==> flow/design.v <==
module ALUb
	(output reg [7:0] Result,
	output reg [3:0] NZVC,  
	input wire [7:0] A, B,
	input wire [2:0] ALU_Sel);
	always @ (*)
		begin
			case (ALU_Sel)
				3'b000: begin		 
							{NZVC[0], Result} = A + B; 		 
							NZVC[3] = Result[7];			 
							if (Result==0)
								NZVC[2] = 1;				 
							else
								NZVC[2] = 0;
							if (A[7]==0 && B[7]==0 && Result[7]==1) 		 
								NZVC[1] = 1;
							else if (A[7]==1 && B[7]==1 && Result[7]==0)
								NZVC[1] = 1;
							else
								NZVC[1] = 0;
						end
				3'b001: begin		 
							{NZVC[0], Result} = A + 1;
							NZVC[3] = Result[7];
							if (Result==0)
								NZVC[2] = 1;
							else
								NZVC[2] = 0;
							if (A[7]==0 && Result[7]==1) 
								NZVC[1] = 1;
							else
								NZVC[1] = 0;
						end	
				3'b010: begin		 
							{NZVC[0], Result} = A - B;
							NZVC[3] = Result[7];
							if (Result==0)
								NZVC[2] = 1;
							else
								NZVC[2] = 0;
							if (A[7]==0 && B[7]==1 && Result[7]==1) 
								NZVC[1] = 1;
							else if (A[7]==1 && B[7]==0 && Result[7]==0)
								NZVC[1] = 1;
							else 
								NZVC[1] = 0;
						end
				3'b011: begin		 
							{NZVC[0], Result} = A - 1;
							NZVC[3] = Result[7];
							if (Result==0)
								NZVC[2] = 1;
							else
								NZVC[2] = 0;
							if (A[7]==1 && Result[7]==0) 
								NZVC[1] = 1;
							else 
								NZVC[1] = 0;          
						end	
				3'b100: begin			 
							Result = A & B;
							NZVC[3] = Result[7];
							if (Result==0)
								NZVC[2] = 1;
							else
								NZVC[2] = 0;
							NZVC[1] = 0;
							NZVC[0] = 0;
						end
				3'b101: begin		 
							Result = A | B;
							NZVC[3] = Result[7];
							if (Result==0)
								NZVC[2] = 1;
							else
								NZVC[2] = 0;
							NZVC[1] = 0;
							NZVC[0] = 0;
						end
				3'b110: begin		 
							Result = A ^ B;
							NZVC[3] = Result[7];
							if (Result==0)
								NZVC[2] = 1;
							else
								NZVC[2] = 0;
							NZVC[1] = 0;
							NZVC[0] = 0;
						end
				3'b111: begin		 
							Result = ~A;
							NZVC[3] = Result[7];
							if (Result==0)
								NZVC[2] = 1;
							else
								NZVC[2] = 0;
							NZVC[1] = 0;
							NZVC[0] = 0;
						end	
				default: begin
							Result = 8'hXX;
							NZVC = 4'hX; 
						end
				endcase	
		end	
endmodule
module data_path 
	(output reg [7:0] address,
	output reg [7:0] to_memory,
	output reg [7:0] IR_out,
	output reg [3:0] CCR_Result, 
	input wire [7:0] from_memory,
	input wire [2:0] ALU_Sel,
	input wire [1:0] Bus1_Sel, Bus2_Sel,
	input wire IR_Load, MAR_Load, PC_Load, A_Load, B_Load, CCR_Load, PC_Inc,
	input wire Clk, Reset);
	wire [3:0] NZVC;
	reg [7:0] IR;
	reg [7:0] Bus1, Bus2;
	reg [7:0] PC, MAR, A, B;
	wire [7:0] ALU_Result;
	always @ (Bus1_Sel, PC, A, B) 
	begin: MUX_BUS1
		case (Bus1_Sel)
			2'b00 : Bus1 = PC;
			2'b01 : Bus1 = A;
			2'b10 : Bus1 = B; 
			default : Bus1 = 8'h00;
		endcase 
	end
	always @ (Bus2_Sel, ALU_Result, Bus1, from_memory) 
	begin: MUX_BUS2
		case (Bus2_Sel)
			2'b00 : Bus2 = ALU_Result;
			2'b01 : Bus2 = Bus1;
			2'b10 : Bus2 = from_memory; 
			default : Bus2 = 8'h00;
		endcase 
	end	
	always @ (Bus1, MAR) 
	begin
		to_memory = Bus1;
		address = MAR; 
	end
	always @ (posedge Clk or negedge Reset)
	begin: INSTRUCTION_REGISTER
		if (!Reset) begin
			IR <= 8'h00;
			IR_out <= 8'h00;  
		end else begin
			if (IR_Load) begin
				IR <= Bus2;
				IR_out <= Bus2;
			end
		end
	end
	always @ (posedge Clk or negedge Reset)
	begin: MEMORY_ADDRESS_REGISTER
		if (!Reset)
			MAR <= 8'h00;
		else
			if (MAR_Load)
				MAR <= Bus2;
	end
	always @ (posedge Clk or negedge Reset)
	begin: PROGRAM_COUNTER
		if (!Reset)
			PC <= 8'h00;
		else
			if (PC_Load)
				PC <= Bus2;
			else if (PC_Inc)
				PC <= MAR + 1;
	end
	always @ (posedge Clk or negedge Reset)  
	begin: A_REGISTER
		if (!Reset)
			A <= 8'h00;
		else
			if (A_Load)
				A <= Bus2;
	end
	always @ (posedge Clk or negedge Reset)  
	begin: B_REGISTER
		if (!Reset)
			B <= 8'h00;
		else
			if (B_Load)
				B <= Bus2;
	end
	ALUb alu(.A(A), .B(B), .ALU_Sel(ALU_Sel), .NZVC(NZVC), .Result(ALU_Result));  
	always @ (posedge Clk or negedge Reset)  
	begin: CONDITION_CODE_REGISTER
		if (!Reset)
			CCR_Result <= 4'h0;
		else
			if (CCR_Load)
				CCR_Result <= NZVC;
	end
endmodule
module control_unit 
	(output reg IR_Load, 
	 output reg MAR_Load, 
	 output reg PC_Load, PC_Inc, 
	 output reg A_Load, B_Load,
	 output reg CCR_Load,
	 output reg [2:0] ALU_Sel,
	 output reg [1:0] Bus1_Sel, Bus2_Sel,
	 output reg write, 
	 input wire [7:0] IR, 
	 input wire [3:0] CCR_Result,
     input wire Clk, Reset);
  	reg [7:0] current_state, next_state;
  	parameter S0_FETCH = 0,   
              S1_FETCH = 1,
              S2_FETCH = 2,
              S3_DECODE = 3,  
              S4_LDA_IMM = 4,  
              S5_LDA_IMM = 5,
              S6_LDA_IMM = 6,
              S4_LDA_DIR = 7,  
              S5_LDA_DIR = 8,
              S6_LDA_DIR = 9,
              S7_LDA_DIR = 10,
              S8_LDA_DIR = 11,
			  S4_STA_DIR = 12,  
			  S5_STA_DIR = 13, 
			  S6_STA_DIR = 14, 
			  S7_STA_DIR = 15, 
			  S4_LDB_IMM = 16,  
			  S5_LDB_IMM = 17,
			  S6_LDB_IMM = 18,
			  S4_LDB_DIR = 19,  
			  S5_LDB_DIR = 20,
			  S6_LDB_DIR = 21,
			  S7_LDB_DIR = 22,
			  S8_LDB_DIR = 23,
			  S4_STB_DIR = 24,  
			  S5_STB_DIR = 25,
			  S6_STB_DIR = 26,
			  S7_STB_DIR = 27,
			  S4_BRA = 28,  
			  S5_BRA = 29,
			  S6_BRA = 30,
			  S4_BEQ = 31,  
			  S5_BEQ = 32,
			  S6_BEQ = 33,
			  S7_BEQ = 34,  
			  S4_BNE = 35,  
			  S5_BNE = 36,
			  S6_BNE = 37,
			  S7_BNE = 38,  
			  S4_BMI = 39,  
			  S5_BMI = 40,
			  S6_BMI = 41, 
			  S7_BMI = 42,  
			  S4_BPL = 43,  
			  S5_BPL = 44,
			  S6_BPL = 45,
			  S7_BPL = 46,  
			  S4_BVS = 47,  
			  S5_BVS = 48,
			  S6_BVS = 49,
			  S7_BVS = 50,  
			  S4_BVC = 51,  
			  S5_BVC = 52, 
			  S6_BVC = 53,
			  S7_BVC = 54,  
			  S4_BCS = 55,  
			  S5_BCS = 56,
			  S6_BCS = 57,
			  S7_BCS = 58,  
			  S4_BCC = 59,  
			  S5_BCC = 60,
			  S6_BCC = 61,
			  S7_BCC = 62,  
			  S4_ADD_AB = 63,  
			  S4_SUB_AB = 64,  
			  S4_AND_AB = 65,  
			  S4_OR_AB = 66,  
 			  S4_INCA = 67,  
			  S4_INCB = 68,  
			  S4_DECA = 69,  
			  S4_DECB = 70,  
			  S4_XORAB = 71,  
			  S4_NOTA = 72,  
			  S4_NOTB = 73,  
			  S4_ADDAB_LDB = 74,  
			  S8_BSKIP = 75;  
			  parameter LDA_IMM = 8'h86;  
			  parameter LDA_DIR = 8'h87;  
			  parameter LDB_IMM = 8'h88;  
			  parameter LDB_DIR = 8'h89;  
			  parameter STA_DIR = 8'h96;  
			  parameter STB_DIR = 8'h97;  
			  parameter ADD_AB = 8'h42;  
			  parameter SUB_AB = 8'h43;  
			  parameter AND_AB = 8'h44;  
			  parameter OR_AB = 8'h45;  
			  parameter INCA = 8'h46;  
			  parameter INCB = 8'h47;  
			  parameter DECA = 8'h48;  
			  parameter DECB = 8'h49;  
			  parameter XOR_AB = 8'h4A;  
			  parameter NOTA = 8'h4B;  
			  parameter NOTB = 8'h4C;  
			  parameter ADDAB_LDB = 8'h4D;  
			  parameter BRA = 8'h20;  
			  parameter BMI = 8'h21;  
			  parameter BPL = 8'h22;  
			  parameter BEQ = 8'h23;  
			  parameter BNE = 8'h24;  
			  parameter BVS = 8'h25;  
			  parameter BVC = 8'h26;  
			  parameter BCS = 8'h27;  
			  parameter BCC = 8'h28;  
  	always @ (posedge Clk or negedge Reset)
  		begin: STATE_MEMORY
  			if (!Reset)
  				current_state <= S0_FETCH;
  			else
  				current_state <= next_state;
  		end
  	always @ (*)
  		begin: NEXT_STATE_LOGIC
  			case (current_state)
  				S0_FETCH : next_state = S1_FETCH;
  				S1_FETCH : next_state = S2_FETCH;
  				S2_FETCH : next_state = S3_DECODE;
  				S3_DECODE : if (IR == LDA_IMM) next_state = S4_LDA_IMM;
  							 else if (IR == LDA_DIR) next_state = S4_LDA_DIR;
  							 else if (IR == STA_DIR) next_state = S4_STA_DIR;
							 else if (IR == LDB_IMM) next_state = S4_LDB_IMM;
							 else if (IR == LDB_DIR) next_state = S4_LDB_DIR;
							 else if (IR == STA_DIR) next_state = S4_STA_DIR;
							 else if (IR == STB_DIR) next_state = S4_STB_DIR;
							 else if (IR == ADD_AB) next_state = S4_ADD_AB;
							 else if (IR == ADDAB_LDB) next_state = S4_ADDAB_LDB;
							 else if (IR == SUB_AB) next_state = S4_SUB_AB;
							 else if (IR == AND_AB) next_state = S4_AND_AB;
							 else if (IR == OR_AB) next_state = S4_OR_AB;
							 else if (IR == INCA) next_state = S4_INCA;
							 else if (IR == INCB) next_state = S4_INCB;
							 else if (IR == DECA) next_state = S4_DECA;
							 else if (IR == DECB) next_state = S4_DECB;
							 else if (IR == XOR_AB) next_state = S4_XORAB;
							 else if (IR == NOTA) next_state = S4_NOTA;
							 else if (IR == NOTB) next_state = S4_NOTB;
							 else if (IR == BRA) next_state = S4_BRA;
							 else if (IR == BMI) 
								begin
									if (CCR_Result[3] == 1)
										next_state = S4_BMI;
									else
										next_state = S7_BMI;
								end
							 else if (IR == BPL) 
								begin
									if (CCR_Result[3] == 0)
										next_state = S4_BPL;
									else
										next_state = S7_BPL;
								end
							 else if (IR == BEQ) 
							 	begin
									if (CCR_Result[2] == 1)
										next_state = S4_BEQ;
									else
										next_state = S7_BEQ;
								end
							 else if (IR == BNE) 
							 	begin
									if (CCR_Result[2] == 0)
										next_state = S4_BNE;
									else
										next_state = S7_BNE;
								end
							 else if (IR == BVS) 
							 	begin
									if (CCR_Result[1] == 1)
										next_state = S4_BVS;
									else
										next_state = S7_BVS;
								end
							 else if (IR == BVC) 
							 	begin
									if (CCR_Result[1] == 0)
										next_state = S4_BVC;
									else
										next_state = S7_BVC;
								end
							 else if (IR == BCS) 
							 	begin
									if (CCR_Result[0] == 1)
										next_state = S4_BCS;
									else
										next_state = S7_BCS;
								end
							 else if (IR == BCC) 
							 	begin
									if (CCR_Result[0] == 0)
										next_state = S4_BCC;
									else
										next_state = S7_BCC;
								end
							 else next_state = S3_DECODE;  
  				S4_LDA_IMM : next_state = S5_LDA_IMM;  
  				S5_LDA_IMM : next_state = S6_LDA_IMM;
				S6_LDA_IMM : next_state = S0_FETCH;
				S4_LDA_DIR : next_state = S5_LDA_DIR;
				S5_LDA_DIR : next_state = S6_LDA_DIR;
				S6_LDA_DIR : next_state = S7_LDA_DIR;
				S7_LDA_DIR : next_state = S8_LDA_DIR;
				S8_LDA_DIR : next_state = S0_FETCH;
				S4_STA_DIR : next_state = S5_STA_DIR;
				S5_STA_DIR : next_state = S6_STA_DIR;
				S6_STA_DIR : next_state = S7_STA_DIR;
				S7_STA_DIR : next_state = S0_FETCH;
				S4_LDB_IMM : next_state = S5_LDB_IMM;
				S5_LDB_IMM : next_state = S6_LDB_IMM;
				S6_LDB_IMM : next_state = S0_FETCH;
				S4_LDB_DIR : next_state = S5_LDB_DIR;
				S5_LDB_DIR : next_state = S6_LDB_DIR;
				S6_LDB_DIR : next_state = S7_LDB_DIR;
				S7_LDB_DIR : next_state = S8_LDB_DIR;
				S8_LDB_DIR : next_state = S0_FETCH;
				S4_STB_DIR : next_state = S5_STB_DIR;
				S5_STB_DIR : next_state = S6_STB_DIR;
				S6_STB_DIR : next_state = S7_STB_DIR;
				S7_STB_DIR : next_state = S0_FETCH;
				S4_BRA : next_state = S5_BRA;
				S5_BRA : next_state = S6_BRA;
				S6_BRA : next_state = S0_FETCH;
			  	S4_BEQ : next_state = S5_BEQ;
				S5_BEQ : next_state = S6_BEQ;
				S6_BEQ : next_state = S0_FETCH;
				S7_BEQ : next_state = S8_BSKIP;
				S4_BNE : next_state = S5_BNE;
				S5_BNE : next_state = S6_BNE;
				S6_BNE : next_state = S0_FETCH;
				S7_BNE : next_state = S8_BSKIP;
				S4_BMI : next_state = S5_BMI;
				S5_BMI : next_state = S6_BMI;
				S6_BMI : next_state = S0_FETCH;
				S7_BMI : next_state = S8_BSKIP;
				S4_BPL : next_state = S5_BPL;
				S5_BPL : next_state = S6_BPL;
				S6_BPL : next_state = S0_FETCH;
				S7_BPL : next_state = S8_BSKIP;
				S4_BVS : next_state = S5_BVS;
				S5_BVS : next_state = S6_BVS;
				S6_BVS : next_state = S0_FETCH;
				S7_BVS : next_state = S8_BSKIP;
				S4_BVC : next_state = S5_BVC;
				S5_BVC : next_state = S6_BVC;
				S6_BVC : next_state = S0_FETCH;
				S7_BVC : next_state = S8_BSKIP;
				S4_BCS : next_state = S5_BCS;
				S5_BCS : next_state = S6_BCS;
				S6_BCS : next_state = S0_FETCH;
				S7_BCS : next_state = S8_BSKIP;
				S4_BCC : next_state = S5_BCC;
				S5_BCC : next_state = S6_BCC;
				S6_BCC : next_state = S0_FETCH;
				S7_BCC : next_state = S8_BSKIP;
				S8_BSKIP : next_state = S0_FETCH;
				S4_ADD_AB : next_state = S0_FETCH;
				S4_SUB_AB : next_state = S0_FETCH;
				S4_AND_AB : next_state = S0_FETCH;
				S4_OR_AB : next_state = S0_FETCH;
				S4_INCA : next_state = S0_FETCH;
  				default  : next_state = S0_FETCH;
  			endcase
  		end
  		always @ (*)
  			begin: OUTPUT_LOGIC
  				case (current_state)
  					S0_FETCH : 
  						begin  
  							IR_Load = 0;
							MAR_Load = 1;
							PC_Load = 0;
							PC_Inc = 0;
 							A_Load = 0;
							B_Load = 0;
 							ALU_Sel = 3'b000;
 							CCR_Load = 0;
 							Bus1_Sel = 2'b00;  
  							Bus2_Sel = 2'b01;  
 							write = 0;
						end
					S1_FETCH : 
  						begin  
  							IR_Load = 0;
							MAR_Load = 0;
							PC_Load = 0;
							PC_Inc = 1;
 							A_Load = 0;
							B_Load = 0;
 							ALU_Sel = 3'b000;
 							CCR_Load = 0;
 							Bus1_Sel = 2'b00;  
  							Bus2_Sel = 2'b01;  
 							write = 0;
						end
					S2_FETCH :
						begin  
							IR_Load = 1;
							MAR_Load = 0;
							PC_Load = 0;
							PC_Inc = 0;
 							A_Load = 0;
							B_Load = 0;
 							ALU_Sel = 3'b000;
 							CCR_Load = 0;
 							Bus1_Sel = 2'b00;  
  							Bus2_Sel = 2'b10;  
 							write = 0;
						end
					S3_DECODE : 
  						begin  
  							IR_Load = 0;
							MAR_Load = 0;
							PC_Load = 0;
							PC_Inc = 0;
 							A_Load = 0;
							B_Load = 0;
 							ALU_Sel = 3'b000;
 							CCR_Load = 0;
 							Bus1_Sel = 2'b00;  
  							Bus2_Sel = 2'b01;  
 							write = 0;
						end
					S4_LDA_IMM : 
  						begin  
  							IR_Load = 0;
							MAR_Load = 1;
							PC_Load = 0;
							PC_Inc = 0;
 							A_Load = 0;
							B_Load = 0;
 							ALU_Sel = 3'b000;
 							CCR_Load = 0;
 							Bus1_Sel = 2'b00;  
  							Bus2_Sel = 2'b01;  
 							write = 0;
						end
					S5_LDA_IMM : 
  						begin  
  							IR_Load = 0;
							MAR_Load = 0;
							PC_Load = 0;
							PC_Inc = 1;
 							A_Load = 0;
							B_Load = 0;
 							ALU_Sel = 3'b000;
 							CCR_Load = 0;
 							Bus1_Sel = 2'b00;  
  							Bus2_Sel = 2'b10;  
 							write = 0;
						end
					S6_LDA_IMM : 
  						begin  
  							IR_Load = 0;
							MAR_Load = 0;
							PC_Load = 0;
							PC_Inc = 0;
 							A_Load = 1;
							B_Load = 0;
 							ALU_Sel = 3'b000;
 							CCR_Load = 0;
 							Bus1_Sel = 2'b00;  
  							Bus2_Sel = 2'b10;  
 							write = 0;
						end
					S4_LDA_DIR : 
  						begin  
  							IR_Load = 0;
							MAR_Load = 1;
							PC_Load = 0;
							PC_Inc = 0;
 							A_Load = 0;
							B_Load = 0;
 							ALU_Sel = 3'b000;
 							CCR_Load = 0;
 							Bus1_Sel = 2'b00;  
  							Bus2_Sel = 2'b01;  
 							write = 0;
						end
					S5_LDA_DIR : 
  						begin  
  							IR_Load = 0;
							MAR_Load = 0;
							PC_Load = 0;
							PC_Inc = 1;
 							A_Load = 0;
							B_Load = 0;
 							ALU_Sel = 3'b000;
 							CCR_Load = 0;
 							Bus1_Sel = 2'b00;  
  							Bus2_Sel = 2'b10;  
 							write = 0;
						end
					S6_LDA_DIR : 
  						begin  
  							IR_Load = 0;
							MAR_Load = 1;
							PC_Load = 0;
							PC_Inc = 0;
 							A_Load = 0;
							B_Load = 0;
 							ALU_Sel = 3'b000;
 							CCR_Load = 0;
 							Bus1_Sel = 2'b00;  
  							Bus2_Sel = 2'b10;  
 							write = 0;
						end
					S7_LDA_DIR :
						begin  
  							IR_Load = 0;
							MAR_Load = 0;
							PC_Load = 0;
							PC_Inc = 0;
 							A_Load = 0;
							B_Load = 0;
 							ALU_Sel = 3'b000;
 							CCR_Load = 0;
 							Bus1_Sel = 2'b00;  
  							Bus2_Sel = 2'b10;  
 							write = 0;
						end
					S8_LDA_DIR :
						begin  
  							IR_Load = 0;
							MAR_Load = 0;
							PC_Load = 0;
							PC_Inc = 0;
 							A_Load = 1;
							B_Load = 0;
 							ALU_Sel = 3'b000;
 							CCR_Load = 0;
 							Bus1_Sel = 2'b00;  
  							Bus2_Sel = 2'b10;  
 							write = 0;
						end
					S4_LDB_IMM : 
  						begin  
  							IR_Load = 0;
							MAR_Load = 1;
							PC_Load = 0;
							PC_Inc = 0;
 							A_Load = 0;
							B_Load = 0;
 							ALU_Sel = 3'b000;
 							CCR_Load = 0;
 							Bus1_Sel = 2'b00;  
  							Bus2_Sel = 2'b01;  
 							write = 0;
						end
					S5_LDB_IMM : 
  						begin  
  							IR_Load = 0;
							MAR_Load = 0;
							PC_Load = 0;
							PC_Inc = 1;
 							A_Load = 0;
							B_Load = 0;
 							ALU_Sel = 3'b000;
 							CCR_Load = 0;
 							Bus1_Sel = 2'b00;  
  							Bus2_Sel = 2'b10;  
 							write = 0;
						end
					S6_LDB_IMM : 
  						begin  
  							IR_Load = 0;
							MAR_Load = 0;
							PC_Load = 0;
							PC_Inc = 0;
 							A_Load = 0;
							B_Load = 1;
 							ALU_Sel = 3'b000;
 							CCR_Load = 0;
 							Bus1_Sel = 2'b00;  
  							Bus2_Sel = 2'b10;  
 							write = 0;
						end
					S4_LDB_DIR : 
  						begin  
  							IR_Load = 0;
							MAR_Load = 1;
							PC_Load = 0;
							PC_Inc = 0;
 							A_Load = 0;
							B_Load = 0;
 							ALU_Sel = 3'b000;
 							CCR_Load = 0;
 							Bus1_Sel = 2'b00;  
  							Bus2_Sel = 2'b01;  
 							write = 0;
						end
					S5_LDB_DIR : 
  						begin  
  							IR_Load = 0;
							MAR_Load = 0;
							PC_Load = 0;
							PC_Inc = 1;
 							A_Load = 0;
							B_Load = 0;
 							ALU_Sel = 3'b000;
 							CCR_Load = 0;
 							Bus1_Sel = 2'b00;  
  							Bus2_Sel = 2'b10;  
 							write = 0;
						end
					S6_LDB_DIR : 
  						begin  
  							IR_Load = 0;
							MAR_Load = 1;
							PC_Load = 0;
							PC_Inc = 0;
 							A_Load = 0;
							B_Load = 0;
 							ALU_Sel = 3'b000;
 							CCR_Load = 0;
 							Bus1_Sel = 2'b00;  
  							Bus2_Sel = 2'b10;  
 							write = 0;
						end
					S7_LDB_DIR : 
  						begin  
  							IR_Load = 0;
							MAR_Load = 0;
							PC_Load = 0;
							PC_Inc = 0;
 							A_Load = 0;
							B_Load = 0;
 							ALU_Sel = 3'b000;
 							CCR_Load = 0;
 							Bus1_Sel = 2'b00;  
  							Bus2_Sel = 2'b10;  
 							write = 0;
						end
					S8_LDB_DIR :
						begin  
  							IR_Load = 0;
							MAR_Load = 0;
							PC_Load = 0;
							PC_Inc = 0;
 							A_Load = 0;
							B_Load = 1;
 							ALU_Sel = 3'b000;
 							CCR_Load = 0;
 							Bus1_Sel = 2'b00;  
  							Bus2_Sel = 2'b10;  
 							write = 0;
						end
					S4_STA_DIR : 
  						begin  
  							IR_Load = 0;
							MAR_Load = 1;
							PC_Load = 0;
							PC_Inc = 0;
 							A_Load = 0;
							B_Load = 0;
 							ALU_Sel = 3'b000;
 							CCR_Load = 0;
 							Bus1_Sel = 2'b00;  
  							Bus2_Sel = 2'b01;  
 							write = 0;
						end
					S5_STA_DIR : 
  						begin  
  							IR_Load = 0;
							MAR_Load = 0;
							PC_Load = 0;
							PC_Inc = 1;
 							A_Load = 0;
							B_Load = 0;
 							ALU_Sel = 3'b000;
 							CCR_Load = 0;
 							Bus1_Sel = 2'b00;  
  							Bus2_Sel = 2'b10;  
 							write = 0;
						end
					S6_STA_DIR : 
  						begin  
  							IR_Load = 0;
							MAR_Load = 1;
							PC_Load = 0;
							PC_Inc = 0;
 							A_Load = 0;
							B_Load = 0;
 							ALU_Sel = 3'b000;
 							CCR_Load = 0;
 							Bus1_Sel = 2'b00;  
  							Bus2_Sel = 2'b10;  
 							write = 0;
						end
					S7_STA_DIR : 
  						begin  
  							IR_Load = 0;
							MAR_Load = 0;
							PC_Load = 0;
							PC_Inc = 0;
 							A_Load = 0;
							B_Load = 0;
 							ALU_Sel = 3'b000;
 							CCR_Load = 0;
 							Bus1_Sel = 2'b01;  
  							Bus2_Sel = 2'b00;  
 							write = 1;
						end
					S4_STB_DIR : 
  						begin  
  							IR_Load = 0;
							MAR_Load = 1;
							PC_Load = 0;
							PC_Inc = 0;
 							A_Load = 0;
							B_Load = 0;
 							ALU_Sel = 3'b000;
 							CCR_Load = 0;
 							Bus1_Sel = 2'b00;  
  							Bus2_Sel = 2'b01;  
 							write = 0;
						end
					S5_STB_DIR : 
  						begin  
  							IR_Load = 0;
							MAR_Load = 0;
							PC_Load = 0;
							PC_Inc = 1;
 							A_Load = 0;
							B_Load = 0;
 							ALU_Sel = 3'b000;
 							CCR_Load = 0;
 							Bus1_Sel = 2'b00;  
  							Bus2_Sel = 2'b10;  
 							write = 0;
						end
					S6_STB_DIR : 
  						begin  
  							IR_Load = 0;
							MAR_Load = 1;
							PC_Load = 0;
							PC_Inc = 0;
 							A_Load = 0;
							B_Load = 0;
 							ALU_Sel = 3'b000;
 							CCR_Load = 0;
 							Bus1_Sel = 2'b00;  
  							Bus2_Sel = 2'b10;  
 							write = 0;
						end
					S7_STB_DIR : 
  						begin  
  							IR_Load = 0;
							MAR_Load = 0;
							PC_Load = 0;
							PC_Inc = 0;
 							A_Load = 0;
							B_Load = 0;
 							ALU_Sel = 3'b000;
 							CCR_Load = 0;
 							Bus1_Sel = 2'b10;  
  							Bus2_Sel = 2'b00;  
 							write = 1;
						end
					S4_ADD_AB : 
  						begin  
  							IR_Load = 0;
							MAR_Load = 0;
							PC_Load = 0;
							PC_Inc = 0;
 							A_Load = 1;
							B_Load = 0;
 							ALU_Sel = 3'b000;
 							CCR_Load = 1;
 							Bus1_Sel = 2'b01;  
  							Bus2_Sel = 2'b00;  
 							write = 0;
						end
					S4_SUB_AB :
						begin  
							IR_Load = 0;
							MAR_Load = 0;
							PC_Load = 0;
							PC_Inc = 0;
 							A_Load = 1;
							B_Load = 0;
 							ALU_Sel = 3'b010;
 							CCR_Load = 1;
 							Bus1_Sel = 2'b01;  
  							Bus2_Sel = 2'b00;  
 							write = 0;
						end
					S4_AND_AB :
						begin  
							IR_Load = 0;
							MAR_Load = 0;
							PC_Load = 0;
							PC_Inc = 0;
 							A_Load = 1;
							B_Load = 0;
 							ALU_Sel = 3'b100;
 							CCR_Load = 1;
 							Bus1_Sel = 2'b01;  
  							Bus2_Sel = 2'b00;  
 							write = 0;
						end
					S4_OR_AB :
						begin  
							IR_Load = 0;
							MAR_Load = 0;
							PC_Load = 0;
							PC_Inc = 0;
 							A_Load = 1;
							B_Load = 0;
 							ALU_Sel = 3'b101;
 							CCR_Load = 1;
 							Bus1_Sel = 2'b01;  
  							Bus2_Sel = 2'b00;  
 							write = 0;
						end
					S4_INCA :
						begin  
							IR_Load = 0;
							MAR_Load = 0;
							PC_Load = 0;
							PC_Inc = 0;
 							A_Load = 1;
							B_Load = 0;
 							ALU_Sel = 3'b001;
 							CCR_Load = 1;
 							Bus1_Sel = 2'b01;  
  							Bus2_Sel = 2'b00;  
 							write = 0;
						end
					S4_DECA :
						begin  
							IR_Load = 0;
							MAR_Load = 0;
							PC_Load = 0;
							PC_Inc = 0;
 							A_Load = 1;
							B_Load = 0;
 							ALU_Sel = 3'b011;
 							CCR_Load = 1;
 							Bus1_Sel = 2'b01;  
  							Bus2_Sel = 2'b00;  
 							write = 0;
						end
					S4_XORAB :
						begin  
							IR_Load = 0;
							MAR_Load = 0;
							PC_Load = 0;
							PC_Inc = 0;
 							A_Load = 1;
							B_Load = 0;
 							ALU_Sel = 3'b110;
 							CCR_Load = 1;
 							Bus1_Sel = 2'b01;  
  							Bus2_Sel = 2'b00;  
 							write = 0;
						end
					S4_NOTA :
						begin  
							IR_Load = 0;
							MAR_Load = 0;
							PC_Load = 0;
							PC_Inc = 0;
 							A_Load = 1;
							B_Load = 0;
 							ALU_Sel = 3'b111;
 							CCR_Load = 1;
 							Bus1_Sel = 2'b01;  
  							Bus2_Sel = 2'b00;  
 							write = 0;
						end
					S4_ADDAB_LDB :
						begin  
							IR_Load = 0;
							MAR_Load = 0;
							PC_Load = 0;
							PC_Inc = 0;
 							A_Load = 0;
							B_Load = 1;
 							ALU_Sel = 3'b000;
 							CCR_Load = 1;
 							Bus1_Sel = 2'b01;  
  							Bus2_Sel = 2'b00;  
 							write = 0;
						end
					S4_INCB :
						begin  
							IR_Load = 0;
							MAR_Load = 0;
							PC_Load = 0;
							PC_Inc = 0;
							A_Load = 0;
							B_Load = 1;
							ALU_Sel = 3'b001;
							CCR_Load = 1;
							Bus1_Sel = 2'b10;  
							Bus2_Sel = 2'b00;  
							write = 0;
						end
					S4_DECB :
						begin  
							IR_Load = 0;
							MAR_Load = 0;
							PC_Load = 0;
							PC_Inc = 0;
							A_Load = 0;
							B_Load = 1;
							ALU_Sel = 3'b011;
							CCR_Load = 1;
							Bus1_Sel = 2'b10;  
							Bus2_Sel = 2'b00;  
							write = 0;
						end
					S4_NOTB :
						begin  
							IR_Load = 0;
							MAR_Load = 0;
							PC_Load = 0;
							PC_Inc = 0;
							A_Load = 0;
							B_Load = 1;
							ALU_Sel = 3'b111;
							CCR_Load = 1;
							Bus1_Sel = 2'b10;  
							Bus2_Sel = 2'b00;  
							write = 0;
						end
					S4_BRA :
						begin  
							IR_Load = 0;
							MAR_Load = 1;
							PC_Load = 0;
							PC_Inc = 0;
							A_Load = 0;
							B_Load = 0;
							ALU_Sel = 3'b000;
							CCR_Load = 0;
							Bus1_Sel = 2'b00;  
							Bus2_Sel = 2'b01;  
							write = 0;
						end
					S5_BRA :
						begin  
							IR_Load = 0;
							MAR_Load = 0;
							PC_Load = 0;
							PC_Inc = 0;
							A_Load = 0;
							B_Load = 0;
							ALU_Sel = 3'b000;
							CCR_Load = 0;
							Bus1_Sel = 2'b00;  
							Bus2_Sel = 2'b10;  
							write = 0;
						end
					S6_BRA :
						begin  
							IR_Load = 0;
							MAR_Load = 0;
							PC_Load = 1;
							PC_Inc = 0;
							A_Load = 0;
							B_Load = 0;
							ALU_Sel = 3'b000;
							CCR_Load = 0;
							Bus1_Sel = 2'b00;  
							Bus2_Sel = 2'b10;  
							write = 0;
						end
					S4_BMI :
						begin  
							IR_Load = 0;
							MAR_Load = 1;
							PC_Load = 0;
							PC_Inc = 0;
							A_Load = 0;
							B_Load = 0;
							ALU_Sel = 3'b000;
							CCR_Load = 0;
							Bus1_Sel = 2'b00;  
							Bus2_Sel = 2'b01;  
							write = 0;
						end
					S5_BMI :
						begin  
							IR_Load = 0;
							MAR_Load = 0;
							PC_Load = 0;
							PC_Inc = 0;
							A_Load = 0;
							B_Load = 0;
							ALU_Sel = 3'b000;
							CCR_Load = 0;
							Bus1_Sel = 2'b00;  
							Bus2_Sel = 2'b10;  
							write = 0;
						end
					S6_BMI :
						begin  
							IR_Load = 0;
							MAR_Load = 0;
							PC_Load = 1;
							PC_Inc = 0;
							A_Load = 0;
							B_Load = 0;
							ALU_Sel = 3'b000;
							CCR_Load = 0;
							Bus1_Sel = 2'b00;  
							Bus2_Sel = 2'b10;  
							write = 0;
						end
					S7_BMI :
						begin  
							IR_Load = 0;
							MAR_Load = 1;
							PC_Load = 0;
							PC_Inc = 0;
							A_Load = 0;
							B_Load = 0;
							ALU_Sel = 3'b000;
							CCR_Load = 0;
							Bus1_Sel = 2'b00;  
							Bus2_Sel = 2'b01;  
							write = 0;
						end
					S4_BPL :
						begin  
							IR_Load = 0;
							MAR_Load = 1;
							PC_Load = 0;
							PC_Inc = 0;
							A_Load = 0;
							B_Load = 0;
							ALU_Sel = 3'b000;
							CCR_Load = 0;
							Bus1_Sel = 2'b00;  
							Bus2_Sel = 2'b01;  
							write = 0;
						end
					S5_BPL :
						begin  
							IR_Load = 0;
							MAR_Load = 0;
							PC_Load = 0;
							PC_Inc = 0;
							A_Load = 0;
							B_Load = 0;
							ALU_Sel = 3'b000;
							CCR_Load = 0;
							Bus1_Sel = 2'b00;  
							Bus2_Sel = 2'b10;  
							write = 0;
						end
					S6_BPL :
						begin  
							IR_Load = 0;
							MAR_Load = 0;
							PC_Load = 1;
							PC_Inc = 0;
							A_Load = 0;
							B_Load = 0;
							ALU_Sel = 3'b000;
							CCR_Load = 0;
							Bus1_Sel = 2'b00;  
							Bus2_Sel = 2'b10;  
							write = 0;
						end
					S7_BPL :
						begin  
							IR_Load = 0;
							MAR_Load = 1;
							PC_Load = 0;
							PC_Inc = 0;
							A_Load = 0;
							B_Load = 0;
							ALU_Sel = 3'b000;
							CCR_Load = 0;
							Bus1_Sel = 2'b00;  
							Bus2_Sel = 2'b01;  
							write = 0;
						end
					S4_BEQ :
						begin  
							IR_Load = 0;
							MAR_Load = 1;
							PC_Load = 0;
							PC_Inc = 0;
							A_Load = 0;
							B_Load = 0;
							ALU_Sel = 3'b000;
							CCR_Load = 0;
							Bus1_Sel = 2'b00;  
							Bus2_Sel = 2'b01;  
							write = 0;
						end
					S5_BEQ :
						begin  
							IR_Load = 0;
							MAR_Load = 0;
							PC_Load = 0;
							PC_Inc = 0;
							A_Load = 0;
							B_Load = 0;
							ALU_Sel = 3'b000;
							CCR_Load = 0;
							Bus1_Sel = 2'b00;  
							Bus2_Sel = 2'b10;  
							write = 0;
						end
					S6_BEQ :
						begin  
							IR_Load = 0;
							MAR_Load = 0;
							PC_Load = 1;
							PC_Inc = 0;
							A_Load = 0;
							B_Load = 0;
							ALU_Sel = 3'b000;
							CCR_Load = 0;
							Bus1_Sel = 2'b00;  
							Bus2_Sel = 2'b10;  
							write = 0;
						end
					S7_BEQ :
						begin  
							IR_Load = 0;
							MAR_Load = 1;
							PC_Load = 0;
							PC_Inc = 0;
							A_Load = 0;
							B_Load = 0;
							ALU_Sel = 3'b000;
							CCR_Load = 0;
							Bus1_Sel = 2'b00;  
							Bus2_Sel = 2'b01;  
							write = 0;
						end
					S4_BNE :
						begin  
							IR_Load = 0;
							MAR_Load = 1;
							PC_Load = 0;
							PC_Inc = 0;
							A_Load = 0;
							B_Load = 0;
							ALU_Sel = 3'b000;
							CCR_Load = 0;
							Bus1_Sel = 2'b00;  
							Bus2_Sel = 2'b01;  
							write = 0;
						end
					S5_BNE :
						begin  
							IR_Load = 0;
							MAR_Load = 0;
							PC_Load = 0;
							PC_Inc = 0;
							A_Load = 0;
							B_Load = 0;
							ALU_Sel = 3'b000;
							CCR_Load = 0;
							Bus1_Sel = 2'b00;  
							Bus2_Sel = 2'b10;  
							write = 0;
						end
					S6_BNE :
						begin  
							IR_Load = 0;
							MAR_Load = 0;
							PC_Load = 1;
							PC_Inc = 0;
							A_Load = 0;
							B_Load = 0;
							ALU_Sel = 3'b000;
							CCR_Load = 0;
							Bus1_Sel = 2'b00;  
							Bus2_Sel = 2'b10;  
							write = 0;
						end
					S7_BNE :
						begin  
							IR_Load = 0;
							MAR_Load = 1;
							PC_Load = 0;
							PC_Inc = 0;
							A_Load = 0;
							B_Load = 0;
							ALU_Sel = 3'b000;
							CCR_Load = 0;
							Bus1_Sel = 2'b00;  
							Bus2_Sel = 2'b01;  
							write = 0;
						end
					S4_BVS :
						begin  
							IR_Load = 0;
							MAR_Load = 1;
							PC_Load = 0;
							PC_Inc = 0;
							A_Load = 0;
							B_Load = 0;
							ALU_Sel = 3'b000;
							CCR_Load = 0;
							Bus1_Sel = 2'b00;  
							Bus2_Sel = 2'b01;  
							write = 0;
						end
					S5_BVS :
						begin  
							IR_Load = 0;
							MAR_Load = 0;
							PC_Load = 0;
							PC_Inc = 0;
							A_Load = 0;
							B_Load = 0;
							ALU_Sel = 3'b000;
							CCR_Load = 0;
							Bus1_Sel = 2'b00;  
							Bus2_Sel = 2'b10;  
							write = 0;
						end
					S6_BVS :
						begin  
							IR_Load = 0;
							MAR_Load = 0;
							PC_Load = 1;
							PC_Inc = 0;
							A_Load = 0;
							B_Load = 0;
							ALU_Sel = 3'b000;
							CCR_Load = 0;
							Bus1_Sel = 2'b00;  
							Bus2_Sel = 2'b10;  
							write = 0;
						end
					S7_BVS :
						begin  
							IR_Load = 0;
							MAR_Load = 1;
							PC_Load = 0;
							PC_Inc = 0;
							A_Load = 0;
							B_Load = 0;
							ALU_Sel = 3'b000;
							CCR_Load = 0;
							Bus1_Sel = 2'b00;  
							Bus2_Sel = 2'b01;  
							write = 0;
						end
					S4_BVC :
						begin  
							IR_Load = 0;
							MAR_Load = 1;
							PC_Load = 0;
							PC_Inc = 0;
							A_Load = 0;
							B_Load = 0;
							ALU_Sel = 3'b000;
							CCR_Load = 0;
							Bus1_Sel = 2'b00;  
							Bus2_Sel = 2'b01;  
							write = 0;
						end
					S5_BVC :
						begin  
							IR_Load = 0;
							MAR_Load = 0;
							PC_Load = 0;
							PC_Inc = 0;
							A_Load = 0;
							B_Load = 0;
							ALU_Sel = 3'b000;
							CCR_Load = 0;
							Bus1_Sel = 2'b00;  
							Bus2_Sel = 2'b10;  
							write = 0;
						end
					S6_BVC :
						begin  
							IR_Load = 0;
							MAR_Load = 0;
							PC_Load = 1;
							PC_Inc = 0;
							A_Load = 0;
							B_Load = 0;
							ALU_Sel = 3'b000;
							CCR_Load = 0;
							Bus1_Sel = 2'b00;  
							Bus2_Sel = 2'b10;  
							write = 0;
						end
					S7_BVC :
						begin  
							IR_Load = 0;
							MAR_Load = 1;
							PC_Load = 0;
							PC_Inc = 0;
							A_Load = 0;
							B_Load = 0;
							ALU_Sel = 3'b000;
							CCR_Load = 0;
							Bus1_Sel = 2'b00;  
							Bus2_Sel = 2'b01;  
							write = 0;
						end
					S4_BCS :
						begin  
							IR_Load = 0;
							MAR_Load = 1;
							PC_Load = 0;
							PC_Inc = 0;
							A_Load = 0;
							B_Load = 0;
							ALU_Sel = 3'b000;
							CCR_Load = 0;
							Bus1_Sel = 2'b00;  
							Bus2_Sel = 2'b01;  
							write = 0;
						end
					S5_BCS :
						begin  
							IR_Load = 0;
							MAR_Load = 0;
							PC_Load = 0;
							PC_Inc = 0;
							A_Load = 0;
							B_Load = 0;
							ALU_Sel = 3'b000;
							CCR_Load = 0;
							Bus1_Sel = 2'b00;  
							Bus2_Sel = 2'b10;  
							write = 0;
						end
					S6_BCS :
						begin  
							IR_Load = 0;
							MAR_Load = 0;
							PC_Load = 1;
							PC_Inc = 0;
							A_Load = 0;
							B_Load = 0;
							ALU_Sel = 3'b000;
							CCR_Load = 0;
							Bus1_Sel = 2'b00;  
							Bus2_Sel = 2'b10;  
							write = 0;
						end
					S7_BCS :
						begin  
							IR_Load = 0;
							MAR_Load = 1;
							PC_Load = 0;
							PC_Inc = 0;
							A_Load = 0;
							B_Load = 0;
							ALU_Sel = 3'b000;
							CCR_Load = 0;
							Bus1_Sel = 2'b00;  
							Bus2_Sel = 2'b01;  
							write = 0;
						end
					S4_BCC :
						begin  
							IR_Load = 0;
							MAR_Load = 1;
							PC_Load = 0;
							PC_Inc = 0;
							A_Load = 0;
							B_Load = 0;
							ALU_Sel = 3'b000;
							CCR_Load = 0;
							Bus1_Sel = 2'b00;  
							Bus2_Sel = 2'b01;  
							write = 0;
						end
					S5_BCC :
						begin  
							IR_Load = 0;
							MAR_Load = 0;
							PC_Load = 0;
							PC_Inc = 0;
							A_Load = 0;
							B_Load = 0;
							ALU_Sel = 3'b000;
							CCR_Load = 0;
							Bus1_Sel = 2'b00;  
							Bus2_Sel = 2'b10;  
							write = 0;
						end
					S6_BCC :
						begin  
							IR_Load = 0;
							MAR_Load = 0;
							PC_Load = 1;
							PC_Inc = 0;
							A_Load = 0;
							B_Load = 0;
							ALU_Sel = 3'b000;
							CCR_Load = 0;
							Bus1_Sel = 2'b00;  
							Bus2_Sel = 2'b10;  
							write = 0;
						end
					S7_BCC :
						begin  
							IR_Load = 0;
							MAR_Load = 1;
							PC_Load = 0;
							PC_Inc = 0;
							A_Load = 0;
							B_Load = 0;
							ALU_Sel = 3'b000;
							CCR_Load = 0;
							Bus1_Sel = 2'b00;  
							Bus2_Sel = 2'b01;  
							write = 0;
						end
					S8_BSKIP :
						begin  
							IR_Load = 0;
							MAR_Load = 0;
							PC_Load = 0;
							PC_Inc = 1;
							A_Load = 0;
							B_Load = 0;
							ALU_Sel = 3'b000;
							CCR_Load = 0;
							Bus1_Sel = 2'b00;  
							Bus2_Sel = 2'b10;  
							write = 0;
						end
					default : 
						begin
							IR_Load = 0;
							MAR_Load = 0;
							PC_Load = 0;
							PC_Inc = 0;
							A_Load = 0;
							B_Load = 0;
							ALU_Sel = 3'b000;
							CCR_Load = 0;
							Bus1_Sel = 2'b00;  
							Bus2_Sel = 2'b00;  
							write = 0;
						end
  				endcase
  			end
endmodule
module cpu 
	(output wire [7:0] address,
	 output wire [7:0] to_memory,
	 output wire write,
	 input wire [7:0] from_memory, 
     input wire clk, reset);
        wire IR_Load;
    wire MAR_Load;
    wire PC_Load;
    wire PC_Inc;
    wire A_Load;
    wire B_Load;
    wire CCR_Load;
    wire[2:0] ALU_Sel;
    wire[1:0] Bus1_Sel, Bus2_Sel;
    wire[7:0] IR;
    wire[3:0] CCR_Result;
	control_unit ctrl_un0 (
        .IR_Load(IR_Load),
        .MAR_Load(MAR_Load),
        .PC_Load(PC_Load),
        .PC_Inc(PC_Inc),
        .A_Load(A_Load),
        .B_Load(B_Load),
        .CCR_Load(CCR_Load),
        .ALU_Sel(ALU_Sel),
        .Bus1_Sel(Bus1_Sel),
        .Bus2_Sel(Bus2_Sel),
        .write(write),
        .IR(IR),
        .CCR_Result(CCR_Result),
        .Clk(clk),
        .Reset(reset)
	);
	data_path dt_pht0 (
		.address(address),
        .to_memory(to_memory),
        .IR_out(IR),
        .CCR_Result(CCR_Result),
        .from_memory(from_memory),
        .ALU_Sel(ALU_Sel),
        .Bus1_Sel(Bus1_Sel),
        .Bus2_Sel(Bus2_Sel),
        .IR_Load(IR_Load),
        .MAR_Load(MAR_Load),
        .PC_Load(PC_Load),
        .PC_Inc(PC_Inc),
        .A_Load(A_Load),
        .B_Load(B_Load),
        .CCR_Load(CCR_Load),
        .Clk(clk),
        .Reset(reset)
	);
endmodule
======== Step by step through the tools: cpu ========
Tool output for the design above, in the order of the flow.
Line numbers count from 1 in the design file above.
Cell names lack the library's common part.
A cell with -- has no value.
set-up
  design top .............................. cpu
  clock input ............................. clk
  cell library ............................ sky130hd
  library corner .......................... tt_025C_1v80

======== After elaboration ========
Counts by Yosys on the flattened word-level netlist (proc, flatten, opt, wreduce; memories kept). Register bits leave out memories and registers merged into their read ports (data or address). Print and check cells are left out. Cells with the same type and inputs are merged into one.
Memory sizes are those after Yosys's memory passes, which may raise the word count (mostly to a power of two), join words into wider ones and drop unused or constant bits.
word-level totals
  input bits .............................. 10
  output and inout port bits .............. 17
  memory cells ............................ 1
  flip-flop bits (word level) ............. 52
  word-level cells ........................ 192
  ROM bits ................................ 1920
memory list
  memory            depth  bits a word  read ports  wr ports  line  text
  (name not given)  128    15           1           0         478   case (current_state)
operators by class
  reductions and logical operators ........ 25
  add/subtract/negate cells ............... 5
  equality and inequality tests ........... 85
  mux-type cells .......................... 60
  bitwise logic cells ..................... 9
operator list
  cell                                                         number
  8-bit case mux with 41-bit select                            1
  8-bit by 6-bit == test with 1-bit output with constant B     32
  8-bit 2-to-1 mux                                             29
  8-bit by 5-bit == test with 1-bit output with constant B     12
  8-bit by 7-bit == test with 1-bit output with constant B     12
  8-bit logical NOT                                            9
  8-bit case mux with 8-bit select                             1
  8-bit by 4-bit == test with 1-bit output with constant B     6
  8-bit == test with constant B                                6
  8-bit case mux with 3-bit select                             2
  8-bit by 3-bit == test with 1-bit output with constant B     3
  8-bit by 2-bit == test with 1-bit output with constant B     2
  1-bit case mux with 8-bit select                             2
  15-bit 2-to-1 mux                                            1
  1-bit 2-to-1 mux                                             14
  3-bit == test with constant B                                4
  3-bit 2-to-1 mux                                             4
  1-bit logical AND                                            10
  1-bit case mux with 5-bit select                             2
  8-bit by 1-bit adder with 9-bit output with constant B       1
  8-bit by 1-bit subtractor with 9-bit output with constant B  1
  8-bit by 8-bit adder with 9-bit output                       1
  8-bit by 8-bit subtractor with 9-bit output                  1
  8-bit by 1-bit adder with 8-bit output with constant B       1
  8-bit by 1-bit == test with 1-bit output with constant B     1
  8-bit AND                                                    1
  8-bit bitwise OR                                             1
  8-bit XOR                                                    1
Not listed: further kinds 14, cells in them 23.

======== Logic depth ========
Yosys ltp: most cells in a row. Word level: on the elaborated netlist, between registers, memories and ports. Mapped: between sequential cells and ports; inverters and the memories' decode and read muxes count.
logic depth
  depth in word-level cells ............... 29
  ABC_AREA ................................ 0
  depth in mapped cells ................... 12
  gate-level depth less buffers ........... 11

======== After synthesis ========
Yosys stat after the flow's synthesis: flattened, memories mapped to cells. It holds for the ABC_AREA given above (unset counts as 0); a run with the other value may have another netlist.
synthesis totals
  cells in the netlist .................... 816
  chip area (Yosys) ....................... 6184.7 um^2
  mapped flip-flops ....................... 51
  sequential area ......................... 1276.2 um^2
cell types
  cell type  number  total area (um^2)
  dfrtp_1    51      1.28E+03
  ha_1       38      475.456
  a21oi_1    67      335.322
  nand2_1    71      266.506
  o21ai_0    48      240.23
  nor2_1     63      236.477
  mux2_2     17      191.434
  nor3_1     33      165.158
  xnor2_1    17      148.893
  clkbuf_1   36      135.13
  nand3_1    26      130.125
  inv_1      32      120.115
  a31oi_1    18      112.608
  nor2b_1    18      112.608
  and3_1     16      100.096
  a221o_1    9       90.086
  o211ai_1   12      90.086
  o22ai_1    14      87.584
Not listed: further types 71, cells in them 230.
By module: a second synthesis without flattening, with its own total; a netlist apart from the flattened one above.
second synthesis, totals
  cell total of the unflattened synthesis .. 788
  area (unflattened synthesis) ............ 5933.2 um^2
Rows give one instance, submodules left out.
modules
  module        sequential area (um^2)  area (um^2)  times used  cells
  data_path     1101.1                  2075.7       1           210
  ALUb          0.0                     1983.2       1           271
  control_unit  175.2                   1874.3       1           307
  cpu           0.0                     0.0          1           0

======== Worst setup path after synthesis ========
OpenSTA on the mapped netlist: ideal clock, no wires. The path of least setup slack (recovery checks aside). Input and output delay are each 20% of the period. Register names are those of the netlist, which keeps one name where synthesis merged equal registers.
timing after synthesis
  path kind ............................... register -> output
  from .................................... register ctrl_un0.current_state[1]
  to ...................................... output to_memory[2]
  delay of the path ....................... 2.117 ns
  data arrival time ....................... 2.117 ns
  launch time at the first pin ............ 0.000 ns
  external output delay ................... 1.600 ns
  data required time ...................... 6.400 ns
  path slack .............................. 4.283 ns
  driving pins on the path ................ 10
  path buffers ............................ 2
  clock period ............................ 8.0 ns
  synthesis period reached ................ 3.717 ns
"delay of the path" is the arrival time less input delay plus setup time.
At an output port there is no setup time.
"driving pins on the path" counts driving pins, that of a launching flip-flop among them; a cell with two outputs on the path counts twice.
"synthesis period reached" is the clock period less the worst setup slack; recovery checks do not enter. This is arithmetic on one report: input and output delays are still those of the set period (20% each).
Between the ends stands the longest chain of elaborated cells between them, by number of cells; it is not shown to be the way that was timed. Of several equally long chains one is given.
A line is the first line of the expression or statement that the cell stems from. Yosys adds cells for indexed reads and writes and turns some case tables into memories.
A memory read counts as a cell of the chain, while the word-level depth stops at memories.
between the ends, after synthesis
  cell sequence ........................... dfrtp_1 ha_1 buf_2 nand2b_1 or4_1 and2_1 clkbuf_2 a21oi_1 a2bb2oi_1 inv_1
  cells in the longest elaborated chain ... 4
RTL lines, path after synthesis
  what                              line  text
  from (decl)                       214   reg [7:0] current_state, next_state;
  from (assign)                     321   current_state <= S0_FETCH;
  from (assign)                     323   current_state <= next_state;
  memory read 128 x 15 bit          478   case (current_state)
  15-bit 2-to-1 mux                 478
  2-bit == test                     125   case (Bus1_Sel)
  8-bit case mux with 3-bit select  125
  to (decl)                         1562  output wire [7:0] to_memory,

======== Worst path after layout ========
Path of least setup slack in the final report of run 1 (OpenROAD, finished layout, wires in). Where an end is a register, its clock arrival counts in the times.
timing post-layout
  path kind ............................... register -> output
  from .................................... register ctrl_un0.current_state[1]
  to ...................................... output to_memory[5]
  path slack .............................. 0.20 ns
  external output delay ................... 0.82 ns
  clock period ............................ 4.09 ns
  data required time ...................... 3.27 ns
  data arrival time ....................... 3.07 ns
  driving pins on the path ................ 9
  launch time at the first pin ............ 0.29 ns
  path buffers ............................ 1
Between the ends stands the longest chain of elaborated cells between them, by number of cells; it is not shown to be the way that was timed. Of several equally long chains one is given.
A memory read counts as a cell of the chain, while the word-level depth stops at memories.
between the ends, post-layout
  cell sequence ........................... dfrtp_2 inv_1 ha_1 and3b_1 o21ai_1 and2_1 a21oi_1 o21ai_0 clkdlybuf4s50_1
  cells in the longest elaborated chain ... 4
RTL lines, path post-layout
  what                              line  text
  from (decl)                       214   reg [7:0] current_state, next_state;
  from (assign)                     321   current_state <= S0_FETCH;
  from (assign)                     323   current_state <= next_state;
  memory read 128 x 15 bit          478   case (current_state)
  15-bit 2-to-1 mux                 478
  2-bit == test                     125   case (Bus1_Sel)
  8-bit case mux with 3-bit select  125
  to (decl)                         1562  output wire [7:0] to_memory,

Lab notebook: cpu

Measured results for cpu: 2 stored runs of the Yosys and OpenROAD flow on sky130hd. The settings differ; the order carries no meaning. The constraints put input and output delay at 20% of the set period each and load the outputs with 0.01 pF.
"achieved clock period (ns)" means the clock period less the worst setup slack. The figure is calculated, with input and output delays left at 20% of the set period.
"worst setup path time (ns)" means the part of the period allowed to the worst setup path (the constraints hold back 20% at inputs and 20% at outputs) less its slack; where the path has registers, the arrival times of their clocks count too.
"finish__power__total" rests on the timing tool's default activity at the inputs, not on a simulated workload.

Flow files of run 1
==> flow/run.sh <==
#!/bin/bash
# the make line also repeats the synthesis and layout settings of config.mk as NAME=value (left out here)
make -C /OpenROAD-flow-scripts/flow DESIGN_CONFIG=/design/flow/config.mk WORK_HOME=/design/flow/orfs CLKGATE_MAP_FILE= finish
==> flow/config.mk <==
export PLATFORM = sky130hd
export DESIGN_NAME = cpu
export DESIGN_NICKNAME = cpu
export VERILOG_FILES = /design/flow/design.v
export SDC_FILE = /design/flow/constraint.sdc
export NUM_CORES = 4
export LEC_CHECK = 0
export CAP_MARGIN = 20
export CORE_MARGIN = 2
export CORE_UTILIZATION = 40
export SLEW_MARGIN = 20
==> flow/constraint.sdc <==
create_clock -name core_clock -period 4.09 [get_ports {clk}]
set_input_delay 0.8180 -clock core_clock [delete_from_list [all_inputs] [get_ports {clk}]]
set_output_delay 0.8180 -clock core_clock [all_outputs]
set_load 0.01 [all_outputs]

report of run 1
yosys chip area after synthesis (um^2): 6184.7
finish__design__die__area: 16472.4
finish__design__instance__area__stdcell: 6766.5
finish__design__instance__utilization: 0.4468
finish__timing__setup__ws: 0.202
finish__timing__setup__tns: 0.000
finish__timing__hold__ws: 0.540
finish__power__total: 6.734e-03
achieved clock period (ns): 3.888
worst setup path time (ns): 3.07
worst setup path kind: register -> output

Flow files of run 2
==> flow/run.sh <==
#!/bin/bash
# the make line also repeats the synthesis and layout settings of config.mk as NAME=value (left out here)
make -C /OpenROAD-flow-scripts/flow DESIGN_CONFIG=/design/flow/config.mk WORK_HOME=/design/flow/orfs CLKGATE_MAP_FILE= finish
==> flow/config.mk <==
export PLATFORM = sky130hd
export DESIGN_NAME = cpu
export DESIGN_NICKNAME = cpu
export VERILOG_FILES = /design/flow/design.v
export SDC_FILE = /design/flow/constraint.sdc
export NUM_CORES = 4
export LEC_CHECK = 0
export ABC_AREA = 1
export CAP_MARGIN = 20
export CELL_PAD_IN_SITES_DETAIL_PLACEMENT = 2
export CELL_PAD_IN_SITES_GLOBAL_PLACEMENT = 0
export CORE_ASPECT_RATIO = 1.65
export CORE_MARGIN = 2
export CORE_UTILIZATION = 54
export CTS_CLUSTER_DIAMETER = 339
export CTS_CLUSTER_SIZE = 49
export GPL_ROUTABILITY_DRIVEN = 1
export GPL_TIMING_DRIVEN = 1
export MIN_ROUTING_LAYER = met2
export PLACE_DENSITY = 0.76
export SETUP_SLACK_MARGIN = 2.42
export SLEW_MARGIN = 20
==> flow/constraint.sdc <==
create_clock -name core_clock -period 8.14 [get_ports {clk}]
set_input_delay 1.6280 -clock core_clock [delete_from_list [all_inputs] [get_ports {clk}]]
set_output_delay 1.6280 -clock core_clock [all_outputs]
set_load 0.01 [all_outputs]

report of run 2: did not finish, place, DPL-0033
